==> flow/design.v <==
`timescale 1ns/1ps
module base2_alu #(
  parameter LAT_BIN = 1,   
  parameter LAT_DEC = 8,   
  parameter LAT_DUO = 6    
)(
  input  wire        clk,
  input  wire        rst,
  input  wire        start,
  input  wire [3:0]  opcode,
  input  wire [15:0] a,
  input  wire [15:0] b,
  output reg         busy,
  output reg         done,
  output reg  [31:0] result
);
  reg [7:0] countdown;
  wire [7:0] lat_sel =
      (opcode <= 4'd2) ? LAT_BIN :
      ((opcode <= 4'd5) ? LAT_DEC : LAT_DUO);
  wire [31:0] res_bin =
      (opcode==4'd0)   ? (a + b) :
      (opcode==4'd1)   ? (a - b) :
      (opcode==4'd2)   ? (a * b) :
      (opcode==4'd3)   ? (a + b) :
      (opcode==4'd4)   ? (a - b) :
      (opcode==4'd5) ? (a * 16'd10) :
      (opcode==4'd6) ? (a + b) :
      (opcode==4'd7) ? (a - b) :
      (opcode==4'd8)  ? (a * 16'd3) : 32'd0;
  always @(posedge clk) begin
    if (rst) begin
      busy <= 1'b0; done <= 1'b0; countdown <= 8'd0; result <= 32'd0;
    end else begin
      done <= 1'b0;
      if (start && !busy) begin
        busy      <= 1'b1;
        countdown <= (lat_sel==0) ? 1 : lat_sel;
      end else if (busy) begin
        if (countdown > 8'd1) begin
          countdown <= countdown - 8'd1;
        end else begin
          busy   <= 1'b0;
          done   <= 1'b1;
          result <= res_bin;
        end
      end
    end
  end
endmodule
`timescale 1ns/1ps
module base10_alu #(
  parameter LAT_DEC = 1,   
  parameter LAT_BIN = 6,   
  parameter LAT_DUO = 6    
)(
  input  wire        clk,
  input  wire        rst,
  input  wire        start,
  input  wire [3:0]  opcode,
  input  wire [15:0] a,
  input  wire [15:0] b,
  output reg         busy,
  output reg         done,
  output reg  [31:0] result
);
  reg [7:0] countdown;
  wire [7:0] lat_sel =
      ((opcode>=4'd3) && (opcode<=4'd5)) ? LAT_DEC :
      ((opcode<=4'd2) ? LAT_BIN : LAT_DUO);
  wire [31:0] res_bin =
      (opcode==4'd0)   ? (a + b) :
      (opcode==4'd1)   ? (a - b) :
      (opcode==4'd2)   ? (a * b) :
      (opcode==4'd3)   ? (a + b) :
      (opcode==4'd4)   ? (a - b) :
      (opcode==4'd5) ? (a * 16'd10) :
      (opcode==4'd6) ? (a + b) :
      (opcode==4'd7) ? (a - b) :
      (opcode==4'd8)  ? (a * 16'd3) : 32'd0;
  always @(posedge clk) begin
    if (rst) begin
      busy <= 1'b0; done <= 1'b0; countdown <= 8'd0; result <= 32'd0;
    end else begin
      done <= 1'b0;
      if (start && !busy) begin
        busy      <= 1'b1;
        countdown <= (lat_sel==0) ? 1 : lat_sel;
      end else if (busy) begin
        if (countdown > 8'd1) begin
          countdown <= countdown - 8'd1;
        end else begin
          busy   <= 1'b0;
          done   <= 1'b1;
          result <= res_bin;
        end
      end
    end
  end
endmodule
`timescale 1ns/1ps
module base12_alu #(
  parameter LAT_DUO = 1,   
  parameter LAT_BIN = 6,   
  parameter LAT_DEC = 8    
)(
  input  wire        clk,
  input  wire        rst,
  input  wire        start,
  input  wire [3:0]  opcode,
  input  wire [15:0] a,
  input  wire [15:0] b,
  output reg         busy,
  output reg         done,
  output reg  [31:0] result
);
  reg [7:0] countdown;
  wire [7:0] lat_sel =
      ((opcode>=4'd6) && (opcode<=4'd8)) ? LAT_DUO :
      ((opcode<=4'd2) ? LAT_BIN : LAT_DEC);
  wire [31:0] res_bin =
      (opcode==4'd0)   ? (a + b) :
      (opcode==4'd1)   ? (a - b) :
      (opcode==4'd2)   ? (a * b) :
      (opcode==4'd3)   ? (a + b) :
      (opcode==4'd4)   ? (a - b) :
      (opcode==4'd5) ? (a * 16'd10) :
      (opcode==4'd6) ? (a + b) :
      (opcode==4'd7) ? (a - b) :
      (opcode==4'd8)  ? (a * 16'd3) : 32'd0;
  always @(posedge clk) begin
    if (rst) begin
      busy <= 1'b0; done <= 1'b0; countdown <= 8'd0; result <= 32'd0;
    end else begin
      done <= 1'b0;
      if (start && !busy) begin
        busy      <= 1'b1;
        countdown <= (lat_sel==0) ? 1 : lat_sel;
      end else if (busy) begin
        if (countdown > 8'd1) begin
          countdown <= countdown - 8'd1;
        end else begin
          busy   <= 1'b0;
          done   <= 1'b1;
          result <= res_bin;
        end
      end
    end
  end
endmodule
`timescale 1ns/1ps
module router_extended #(
  parameter B2_LAT_BIN  = 1, B2_LAT_DEC  = 8, B2_LAT_DUO  = 6,
  parameter B10_LAT_DEC = 1, B10_LAT_BIN = 6, B10_LAT_DUO = 6,
  parameter B12_LAT_DUO = 1, B12_LAT_BIN = 6, B12_LAT_DEC = 8
)(
  input  wire        clk,
  input  wire        rst,
  input  wire        start,
  input  wire [2:0]  cond_sel,
  input  wire [3:0]  opcode,
  input  wire [15:0] op_a,
  input  wire [15:0] op_b,
  output reg         busy,
  output reg         done,
  output reg  [31:0] result
);
  localparam [1:0] ROUTE_SENTINEL = 2'd3;
  wire [1:0] forced_target = (cond_sel <= 3'd2) ? cond_sel[1:0] : ROUTE_SENTINEL;
  wire [1:0] full_router_target =
      (opcode <= 4'd2)   ? 2'd0 :
      (opcode <= 4'd5) ? 2'd1 :
                                  2'd2;
  localparam [1:0] DUO_FALLBACK_TARGET = (B10_LAT_DUO <= B2_LAT_DUO) ? 2'd1 : 2'd0;
  wire [1:0] router_210_target =
      (opcode <= 4'd2)   ? 2'd0 :
      (opcode <= 4'd5) ? 2'd1 :
                                  DUO_FALLBACK_TARGET;
  wire [1:0] routed_target =
      (forced_target != ROUTE_SENTINEL) ? forced_target :
      (cond_sel == 3'd3) ? full_router_target :
      (cond_sel == 3'd4) ? router_210_target :
                           full_router_target;  
  reg  start_b2, start_b10, start_b12;
  wire busy_b2, done_b2;   wire [31:0] res_b2;
  wire busy_b10, done_b10; wire [31:0] res_b10;
  wire busy_b12, done_b12; wire [31:0] res_b12;
  base2_alu #(.LAT_BIN(B2_LAT_BIN), .LAT_DEC(B2_LAT_DEC), .LAT_DUO(B2_LAT_DUO)) u_b2(
    .clk(clk), .rst(rst), .start(start_b2), .opcode(opcode), .a(op_a), .b(op_b),
    .busy(busy_b2), .done(done_b2), .result(res_b2)
  );
  base10_alu #(.LAT_DEC(B10_LAT_DEC), .LAT_BIN(B10_LAT_BIN), .LAT_DUO(B10_LAT_DUO)) u_b10(
    .clk(clk), .rst(rst), .start(start_b10), .opcode(opcode), .a(op_a), .b(op_b),
    .busy(busy_b10), .done(done_b10), .result(res_b10)
  );
  base12_alu #(.LAT_DUO(B12_LAT_DUO), .LAT_BIN(B12_LAT_BIN), .LAT_DEC(B12_LAT_DEC)) u_b12(
    .clk(clk), .rst(rst), .start(start_b12), .opcode(opcode), .a(op_a), .b(op_b),
    .busy(busy_b12), .done(done_b12), .result(res_b12)
  );
  localparam S_IDLE=0, S_WAIT=1;
  reg [0:0] st;
  always @(posedge clk) begin
    if (rst) begin
      st <= S_IDLE; busy <= 1'b0; done <= 1'b0;
      start_b2 <= 1'b0; start_b10 <= 1'b0; start_b12 <= 1'b0;
      result <= 32'd0;
    end else begin
      done <= 1'b0;
      start_b2 <= 1'b0; start_b10 <= 1'b0; start_b12 <= 1'b0;
      case (st)
        S_IDLE: begin
          if (start) begin
            busy <= 1'b1;
            if (routed_target==2'd0) start_b2  <= 1'b1;
            if (routed_target==2'd1) start_b10 <= 1'b1;
            if (routed_target==2'd2) start_b12 <= 1'b1;
            st <= S_WAIT;
          end
        end
        S_WAIT: begin
          if ( (routed_target==2'd0 && done_b2) ||
               (routed_target==2'd1 && done_b10) ||
               (routed_target==2'd2 && done_b12) ) begin
            result <= (routed_target==2'd0) ? res_b2 :
                      (routed_target==2'd1) ? res_b10 :
                                              res_b12;
            done   <= 1'b1;
            busy   <= 1'b0;
            st     <= S_IDLE;
          end
        end
      endcase
    end
  end
endmodule
Hand-over note for router_extended

Reports on router_extended
Tool output for the design above before and after an edit, in the order of the flow.
"orig" refers to lines of the RTL above, "edited" to lines of the edited file.
"delta": "edited" minus "orig" as printed here. "change_rel_pct": 100 x difference / "orig".
Operators carry their Yosys type and port widths (W data, S select, Z words).
{ "design": {"design": "router_extended", "clock_port": "clk", "lib": "sky130hd", "pvt_corner": "tt_025C_1v80"} }

Edit of the RTL
Unified diff, file above to edited file.
A script made this edit. It changes what the design does and was not meant as an optimisation.
begin of diff
@@ -186,8 +186,17 @@
   wire busy_b10, done_b10; wire [31:0] res_b10;
   wire busy_b12, done_b12; wire [31:0] res_b12;
+  wire [31:0] res_b2_m, res_b2_s;
+  wire done_b2_m, done_b2_s;
+  wire busy_b2_m, busy_b2_s;
   base2_alu #(.LAT_BIN(B2_LAT_BIN), .LAT_DEC(B2_LAT_DEC), .LAT_DUO(B2_LAT_DUO)) u_b2(
     .clk(clk), .rst(rst), .start(start_b2), .opcode(opcode), .a(op_a), .b(op_b),
-    .busy(busy_b2), .done(done_b2), .result(res_b2)
+    .busy(busy_b2_m), .done(done_b2_m), .result(res_b2_m)
   );
+  base2_alu #(.LAT_BIN(B2_LAT_BIN), .LAT_DEC(B2_LAT_DEC), .LAT_DUO(B2_LAT_DUO)) u_b2_b (.clk(clk),
+      .rst(rst), .start(start_b2), .opcode(opcode), .a(op_a), .b(~op_b), .busy(busy_b2_s),
+      .done(done_b2_s), .result(res_b2_s));
+  assign res_b2 = res_b2_m ^ res_b2_s;
+  assign done_b2 = done_b2_m ^ done_b2_s;
+  assign busy_b2 = busy_b2_m ^ busy_b2_s;
   base10_alu #(.LAT_DEC(B10_LAT_DEC), .LAT_BIN(B10_LAT_BIN), .LAT_DUO(B10_LAT_DUO)) u_b10(
     .clk(clk), .rst(rst), .start(start_b10), .opcode(opcode), .a(op_a), .b(op_b),
end of diff

Word level
Yosys after proc, flatten, opt, wreduce and memory -nomap, before mapping. Memory bits, and registers merged into a memory's read port (data or address), are not among the register bits. Print and check cells are not counted. Equal cells are merged and count once.
{ "bits": {"columns": ["element", "orig", "edited", "delta", "change_rel_pct"], "rows": [
  ["regBits", 164, 206, 42, 25.61]
]} }
{ "op_classes": {"columns": ["element", "orig", "edited", "delta", "change_rel_pct"], "rows": [
  ["add_sub_neg", 5, 8, 3, 60.00],
  ["mul", 3, 4, 1, 33.33],
  ["n_cmp", 9, 10, 1, 11.11],
  ["n_eq", 15, 15, 0, 0.00],
  ["muxes", 57, 72, 15, 26.32],
  ["bitwise", 11, 17, 6, 54.55],
  ["reduce_logical", 37, 44, 7, 18.92]
]} }
{ "op_table": {"columns": ["op", "orig", "edited", "delta", "change_rel_pct"], "rows": [
  ["$mux W32", 11, 19, 8, 72.73],
  ["$mux W1", 21, 25, 4, 19.05],
  ["$mux W8", 14, 17, 3, 21.43],
  ["$not A1 Y1", 11, 14, 3, 27.27],
  ["$reduce_bool A2 Y1", 6, 8, 2, 33.33],
  ["$logic_and A1 B1 Y1", 8, 9, 1, 12.50],
  ["$reduce_and A2 Y1", 5, 6, 1, 20.00],
  ["$reduce_or A3 Y1", 4, 5, 1, 25.00],
  ["$gt A8 B1 Y1 const B", 3, 4, 1, 33.33],
  ["$logic_not A1 Y1", 3, 4, 1, 33.33],
  ["$reduce_and A3 Y1", 3, 4, 1, 33.33],
  ["$sub A8 B1 Y8 const B", 3, 4, 1, 33.33],
  ["$add A16 B16 Y17", 1, 2, 1, 100.00],
  ["$mul A16 B16 Y32", 1, 2, 1, 100.00],
  ["$sub A16 B16 Y17", 1, 2, 1, 100.00],
  ["$not A16 Y16", 0, 1, 1, null],
  ["$xor A1 B1 Y1", 0, 1, 1, null],
  ["$xor A32 B32 Y32", 0, 1, 1, null]
]} }
Operator kinds equal on both sides are left out: 27.

Longest topological paths
Depth = most cells in a row (Yosys ltp): at word level without a register or memory, in the mapped netlist without a sequential cell, where the memories' decode and read muxes count.
{ "depth": {"columns": ["element", "orig", "edited", "delta", "change_rel_pct"], "rows": [
  ["ltp_word", 12, 12, 0, 0.00],
  ["abc_area", "0", "0", null, null],
  ["mapped_depth", 25, 27, 2, 8.00]
]} }

Mapped cells and area
The flow's flattened synthesis, as Yosys stat reports it; memories are mapped. The netlist is that of the ABC_AREA named above (0 if unset); the other value can give another one.
{ "synth_totals": {"columns": ["element", "orig", "edited", "delta", "change_rel_pct"], "rows": [
  ["cell_count", 2406, 3928, 1522, 63.26],
  ["mapped_area_um2", 19447.4, 31634.1, 12186.7, 62.66],
  ["sequential_area_um2", 3283.1, 4124.0, 840.9, 25.61],
  ["ffs", 164, 206, 42, 25.61]
]} }
{ "by_type": {"columns": ["cell_type", "orig", "edited", "delta", "change_rel_pct"], "rows": [
  ["sky130_fd_sc_hd__inv_1", 290, 529, 239, 82.41],
  ["sky130_fd_sc_hd__fa_1", 198, 394, 196, 98.99],
  ["sky130_fd_sc_hd__nor2_1", 201, 344, 143, 71.14],
  ["sky130_fd_sc_hd__nand2_1", 312, 448, 136, 43.59],
  ["sky130_fd_sc_hd__ha_1", 186, 294, 108, 58.06],
  ["sky130_fd_sc_hd__nor2b_1", 13, 108, 95, 730.77],
  ["sky130_fd_sc_hd__clkbuf_1", 97, 178, 81, 83.51],
  ["sky130_fd_sc_hd__xnor2_1", 48, 127, 79, 164.58],
  ["sky130_fd_sc_hd__o21ai_0", 98, 170, 72, 73.47],
  ["sky130_fd_sc_hd__a21oi_1", 165, 219, 54, 32.73],
  ["sky130_fd_sc_hd__a211oi_1", 58, 108, 50, 86.21],
  ["sky130_fd_sc_hd__nand3_1", 19, 64, 45, 236.84],
  ["sky130_fd_sc_hd__dfxtp_1", 164, 206, 42, 25.61],
  ["sky130_fd_sc_hd__a221oi_1", 8, 45, 37, 462.50],
  ["sky130_fd_sc_hd__mux2i_1", 44, 8, -36, -81.82],
  ["sky130_fd_sc_hd__a21o_1", 19, 45, 26, 136.84],
  ["sky130_fd_sc_hd__o211ai_1", 50, 27, -23, -46.00],
  ["sky130_fd_sc_hd__a22oi_1", 3, 21, 18, 600.00]
]} }
Cell types equal on both sides are left out: 7.
Not every row of either side is listed.
The figures by module come from a second, unflattened synthesis with its own total; it is not the netlist above.
{ "unflattened": {"columns": ["element", "orig", "edited", "delta", "change_rel_pct"], "rows": [
  ["cells_unflattened", 5625, 7454, 1829, 32.52],
  ["hier_area_um2", 45107.0, 59873.7, 14766.7, 32.74]
]} }
Rows give one instance, submodules left out.
{ "modules_orig": {"columns": ["mod", "instances", "n_cells", "mod_area_um2", "seq_area_um2"], "rows": [
  ["base2_alu", 1, 1862, 14720.4, 840.8],
  ["base12_alu", 1, 1795, 14410.1, 840.8],
  ["base10_alu", 1, 1715, 13942.1, 840.8],
  ["router_extended", 1, 253, 2034.5, 760.7]
]} }
{ "modules_edited": {"columns": ["mod", "instances", "n_cells", "mod_area_um2", "seq_area_um2"], "rows": [
  ["base2_alu", 2, 1834, 14475.1, 840.8],
  ["base12_alu", 1, 1795, 14410.1, 840.8],
  ["base10_alu", 1, 1759, 14149.8, 840.8],
  ["router_extended", 1, 232, 2363.5, 760.7]
]} }

Timing after synthesis
Source: OpenSTA report_checks on the synthesized netlist (no wires, ideal clock, input and output delay 20% of the period each), path of least setup slack; recovery checks are left aside. Register names are those of the netlist, which keeps one name where synthesis merged equal registers.
{ "synth_path": {"columns": ["element", "orig", "edited", "delta", "change_rel_pct"], "rows": [
  ["kind", "in2reg", "in2reg", null, null],
  ["from", "in op_b[1]", "in op_b[8]", null, null],
  ["to", "reg u_b12.result[30]", "reg u_b2_b.result[31]", null, null],
  ["clock_period_ps", 10000, 10000, 0, 0.00],
  ["input_delay_ps", 2000, 2000, 0, 0.00],
  ["setup_ps", 70, 86, 16, null],
  ["launch_ps", 2000, 2000, 0, 0.00],
  ["arrival_ps", 7646, 8061, 415, 5.43],
  ["slack_ps", 2284, 1854, -430, null],
  ["path_delay_ps", 5716, 6147, 431, 7.54],
  ["path_stages", 21, 25, 4, 19.05],
  ["n_path_buf", 1, 3, 2, 200.00],
  ["period_less_setup_slack_ps", 7716, 8146, 430, 5.57]
]} }
"path_delay_ps" is the arrival time less input delay plus setup time.
"path_stages" counts driving pins, that of a launching flip-flop among them; a cell with two outputs on the path counts twice.
"period_less_setup_slack_ps" = period - worst setup slack (recovery checks aside). The figure is calculated, with input and output delays left at 20% of the set period.
The rows between start and end are the longest chain of elaborated cells between them; the timing report does not say that the signal goes this way. Where chains are equally long, one stands for them.
A line is the first line of the expression or statement that the cell stems from. Yosys adds cells for indexed reads and writes and turns some case tables into memories.
{ "synth_via_orig": {"path_cell_list": "sky130_fd_sc_hd__clkbuf_1 -> sky130_fd_sc_hd__nand2_1 -> sky130_fd_sc_hd__fa_1 -> sky130_fd_sc_hd__fa_1 -> sky130_fd_sc_hd__fa_1 -> sky130_fd_sc_hd__fa_1 -> sky130_fd_sc_hd__inv_1 -> sky130_fd_sc_hd__fa_1 -> sky130_fd_sc_hd__inv_1 -> sky130_fd_sc_hd__fa_1 -> sky130_fd_sc_hd__inv_1 -> sky130_fd_sc_hd__ha_1 -> sky130_fd_sc_hd__a211oi_1 -> sky130_fd_sc_hd__o21ai_0 -> sky130_fd_sc_hd__a31oi_1 -> sky130_fd_sc_hd__o31ai_2 -> sky130_fd_sc_hd__a41oi_1 -> sky130_fd_sc_hd__o21ai_0 -> sky130_fd_sc_hd__and4_1 -> sky130_fd_sc_hd__or3_1 -> sky130_fd_sc_hd__a21oi_1", "elab_chain_len": 9} }
{ "synth_rtl_orig": {"columns": ["element", "line", "source"], "rows": [
  ["start, declared", 163, "input  wire [15:0] op_b,"],
  ["$sub A16 B16 Y17", 129, "(opcode==4'd7) ? (a - b) :"],
  ["$mux W32", 129, null],
  ["$mux W32", 128, "(opcode==4'd6) ? (a + b) :"],
  ["$mux W32", 127, "(opcode==4'd5) ? (a * 16'd10) :"],
  ["$mux W32", 126, "(opcode==4'd4)   ? (a - b) :"],
  ["$mux W32", 125, "(opcode==4'd3)   ? (a + b) :"],
  ["$mux W32", 124, "(opcode==4'd2)   ? (a * b) :"],
  ["$mux W32", 123, "(opcode==4'd1)   ? (a - b) :"],
  ["$mux W32", 122, "(opcode==4'd0)   ? (a + b) :"],
  ["end, assigned", 133, "busy <= 1'b0; done <= 1'b0; countdown <= 8'd0; result <= 32'd0;"],
  ["end, assigned", 145, "result <= res_bin;"],
  ["end, declared", 115, "output reg  [31:0] result"]
]} }
{ "synth_via_edited": {"path_cell_list": "sky130_fd_sc_hd__clkbuf_1 -> sky130_fd_sc_hd__inv_1 -> sky130_fd_sc_hd__clkbuf_1 -> sky130_fd_sc_hd__ha_1 -> sky130_fd_sc_hd__clkbuf_1 -> sky130_fd_sc_hd__inv_1 -> sky130_fd_sc_hd__fa_1 -> sky130_fd_sc_hd__inv_1 -> sky130_fd_sc_hd__fa_1 -> sky130_fd_sc_hd__fa_1 -> sky130_fd_sc_hd__fa_1 -> sky130_fd_sc_hd__fa_1 -> sky130_fd_sc_hd__inv_1 -> sky130_fd_sc_hd__fa_1 -> sky130_fd_sc_hd__inv_1 -> sky130_fd_sc_hd__ha_1 -> sky130_fd_sc_hd__a21o_1 -> sky130_fd_sc_hd__a31oi_1 -> sky130_fd_sc_hd__a21boi_0 -> sky130_fd_sc_hd__a311oi_1 -> sky130_fd_sc_hd__o311ai_1 -> sky130_fd_sc_hd__nand2_1 -> sky130_fd_sc_hd__a211o_1 -> sky130_fd_sc_hd__xnor2_1 -> sky130_fd_sc_hd__a211oi_1", "elab_chain_len": 10} }
{ "synth_rtl_edited": {"columns": ["element", "line", "source"], "rows": [
  ["start, declared", 163, "input  wire [15:0] op_b,"],
  ["$not A16 Y16", 196, ".rst(rst), .start(start_b2), .opcode(opcode), .a(op_a), .b(~op_b), .busy(busy_b2_s),"],
  ["$sub A16 B16 Y17", 29, "(opcode==4'd7) ? (a - b) :"],
  ["$mux W32", 29, null],
  ["$mux W32", 28, "(opcode==4'd6) ? (a + b) :"],
  ["$mux W32", 27, "(opcode==4'd5) ? (a * 16'd10) :"],
  ["$mux W32", 26, "(opcode==4'd4)   ? (a - b) :"],
  ["$mux W32", 25, "(opcode==4'd3)   ? (a + b) :"],
  ["$mux W32", 24, "(opcode==4'd2)   ? (a * b) :"],
  ["$mux W32", 23, "(opcode==4'd1)   ? (a - b) :"],
  ["$mux W32", 22, "(opcode==4'd0)   ? (a + b) :"],
  ["end, assigned", 33, "busy <= 1'b0; done <= 1'b0; countdown <= 8'd0; result <= 32'd0;"],
  ["end, assigned", 45, "result <= res_bin;"],
  ["end, declared", 15, "output reg  [31:0] result"]
]} }

Worst path after layout
Path of least setup slack in the final report of each run of pair 1 (OpenROAD, finished layout, wires in). Where an end is a register, its clock arrival counts in the times.
The path's times are printed in steps of 10 ps; the period is the one set.
{ "layout_path": {"columns": ["element", "orig", "edited", "delta", "change_rel_pct"], "rows": [
  ["kind", "in2reg", "in2reg", null, null],
  ["from", "in op_a[7]", "in op_b[2]", null, null],
  ["to", "reg u_b12.result[30]", "reg u_b2_b.result[30]", null, null],
  ["clock_period_ps", 10000, 10000, 0, 0.00],
  ["input_delay_ps", 2000, 2000, 0, 0.00],
  ["setup_ps", 70, 90, 20, null],
  ["launch_ps", 2000, 2000, 0, 0.00],
  ["arrival_ps", 9120, 9460, 340, 3.73],
  ["slack_ps", 1230, 960, -270, null],
  ["path_stages", 25, 23, -2, -8.00],
  ["n_path_buf", 2, 2, 0, 0.00]
]} }
The rows between start and end are the longest chain of elaborated cells between them; the timing report does not say that the signal goes this way. Where chains are equally long, one stands for them.
{ "layout_via_orig": {"path_cell_list": "sky130_fd_sc_hd__clkdlybuf4s50_1 -> sky130_fd_sc_hd__buf_4 -> sky130_fd_sc_hd__ha_1 -> sky130_fd_sc_hd__inv_1 -> sky130_fd_sc_hd__fa_1 -> sky130_fd_sc_hd__inv_1 -> sky130_fd_sc_hd__fa_1 -> sky130_fd_sc_hd__inv_1 -> sky130_fd_sc_hd__fa_1 -> sky130_fd_sc_hd__inv_1 -> sky130_fd_sc_hd__fa_1 -> sky130_fd_sc_hd__fa_1 -> sky130_fd_sc_hd__inv_1 -> sky130_fd_sc_hd__fa_1 -> sky130_fd_sc_hd__inv_1 -> sky130_fd_sc_hd__ha_1 -> sky130_fd_sc_hd__a211oi_1 -> sky130_fd_sc_hd__o21ai_0 -> sky130_fd_sc_hd__a31oi_1 -> sky130_fd_sc_hd__o31ai_2 -> sky130_fd_sc_hd__a41oi_1 -> sky130_fd_sc_hd__o21ai_0 -> sky130_fd_sc_hd__and4_1 -> sky130_fd_sc_hd__or3_1 -> sky130_fd_sc_hd__a21oi_1", "elab_chain_len": 9} }
{ "layout_rtl_orig": {"columns": ["element", "line", "source"], "rows": [
  ["start, declared", 162, "input  wire [15:0] op_a,"],
  ["$sub A16 B16 Y17", 129, "(opcode==4'd7) ? (a - b) :"],
  ["$mux W32", 129, null],
  ["$mux W32", 128, "(opcode==4'd6) ? (a + b) :"],
  ["$mux W32", 127, "(opcode==4'd5) ? (a * 16'd10) :"],
  ["$mux W32", 126, "(opcode==4'd4)   ? (a - b) :"],
  ["$mux W32", 125, "(opcode==4'd3)   ? (a + b) :"],
  ["$mux W32", 124, "(opcode==4'd2)   ? (a * b) :"],
  ["$mux W32", 123, "(opcode==4'd1)   ? (a - b) :"],
  ["$mux W32", 122, "(opcode==4'd0)   ? (a + b) :"],
  ["end, assigned", 133, "busy <= 1'b0; done <= 1'b0; countdown <= 8'd0; result <= 32'd0;"],
  ["end, assigned", 145, "result <= res_bin;"],
  ["end, declared", 115, "output reg  [31:0] result"]
]} }
{ "layout_via_edited": {"path_cell_list": "sky130_fd_sc_hd__clkdlybuf4s50_1 -> sky130_fd_sc_hd__buf_4 -> sky130_fd_sc_hd__inv_1 -> sky130_fd_sc_hd__nand2_1 -> sky130_fd_sc_hd__fa_1 -> sky130_fd_sc_hd__fa_1 -> sky130_fd_sc_hd__fa_1 -> sky130_fd_sc_hd__fa_1 -> sky130_fd_sc_hd__inv_1 -> sky130_fd_sc_hd__fa_1 -> sky130_fd_sc_hd__inv_1 -> sky130_fd_sc_hd__fa_1 -> sky130_fd_sc_hd__inv_1 -> sky130_fd_sc_hd__ha_1 -> sky130_fd_sc_hd__nand2_1 -> sky130_fd_sc_hd__nor2_1 -> sky130_fd_sc_hd__nand4_1 -> sky130_fd_sc_hd__nor3_1 -> sky130_fd_sc_hd__nor2_1 -> sky130_fd_sc_hd__o311ai_2 -> sky130_fd_sc_hd__nor3_1 -> sky130_fd_sc_hd__o311a_1 -> sky130_fd_sc_hd__nor4_1", "elab_chain_len": 10} }
{ "layout_rtl_edited": {"columns": ["element", "line", "source"], "rows": [
  ["start, declared", 163, "input  wire [15:0] op_b,"],
  ["$not A16 Y16", 196, ".rst(rst), .start(start_b2), .opcode(opcode), .a(op_a), .b(~op_b), .busy(busy_b2_s),"],
  ["$sub A16 B16 Y17", 29, "(opcode==4'd7) ? (a - b) :"],
  ["$mux W32", 29, null],
  ["$mux W32", 28, "(opcode==4'd6) ? (a + b) :"],
  ["$mux W32", 27, "(opcode==4'd5) ? (a * 16'd10) :"],
  ["$mux W32", 26, "(opcode==4'd4)   ? (a - b) :"],
  ["$mux W32", 25, "(opcode==4'd3)   ? (a + b) :"],
  ["$mux W32", 24, "(opcode==4'd2)   ? (a * b) :"],
  ["$mux W32", 23, "(opcode==4'd1)   ? (a - b) :"],
  ["$mux W32", 22, "(opcode==4'd0)   ? (a + b) :"],
  ["end, assigned", 33, "busy <= 1'b0; done <= 1'b0; countdown <= 8'd0; result <= 32'd0;"],
  ["end, assigned", 45, "result <= res_bin;"],
  ["end, declared", 15, "output reg  [31:0] result"]
]} }

Flow runs
Both versions went through the flow (Yosys, OpenROAD) with the same settings in each pair. Constraints: input delay and output delay 20% of the set period each, output load 0.01 pF.
{ "settings_pair_1": {"period_ns": 10.0, "CAP_MARGIN": 20, "CORE_MARGIN": 2, "CORE_UTILIZATION": 40, "SLEW_MARGIN": 20} }
{ "measured_pair_1": {"columns": ["element", "orig", "edited", "delta", "change_rel_pct"], "rows": [
  ["synthesis_area_um2", 19447.4, 31634.1, 12186.7, 62.66],
  ["total_die_area_um2", 50398.0, 81350.4, 30952.4, 61.42],
  ["finalCellArea_um2", 21360.5, 34373.0, 13012.5, 60.92],
  ["post_route_util_frac", 0.446, 0.437, -0.009, null],
  ["final_setup_ws_ps", 1228, 955, -273, null],
  ["tns_setup_ps", 0, 0, 0, null],
  ["final_hold_ws_ps", 451, 455, 4, null],
  ["final_power_mw", 5.573, 11.013, 5.440, 97.61],
  ["period_reached_ps", 8772, 9045, 273, 3.11]
]} }
{ "settings_pair_2": {"CELL_PAD_IN_SITES_GLOBAL_PLACEMENT": 1, "CORE_UTILIZATION": 60, "CTS_CLUSTER_SIZE": 100, "PLACE_DENSITY_LB_ADDON": 0.03, "SETUP_SLACK_MARGIN": 2.6, "period_ns": 12.9, "CAP_MARGIN": 20, "CORE_MARGIN": 2, "SLEW_MARGIN": 20} }
{ "measured_pair_2": {"columns": ["element", "orig", "edited", "delta", "change_rel_pct"], "rows": [
  ["synthesis_area_um2", 19447.4, 31634.1, 12186.7, 62.66],
  ["total_die_area_um2", 33868.9, 54576.0, 20707.1, 61.14],
  ["finalCellArea_um2", 21060.2, 33504.6, 12444.4, 59.09],
  ["post_route_util_frac", 0.664, 0.64, -0.024, null],
  ["final_setup_ws_ps", 3241, 2805, -436, null],
  ["tns_setup_ps", 0, 0, 0, null],
  ["final_hold_ws_ps", 451, 455, 4, null],
  ["final_power_mw", 4.300, 8.120, 3.820, 88.84],
  ["period_reached_ps", 9659, 10095, 436, 4.51]
]} }
"period_reached_ps" means the clock period less the worst setup slack. The figure is calculated, with input and output delays left at 20% of the set period.
"final_power_mw" is the tool's figure for a default switching activity; nothing was simulated.

End of note.
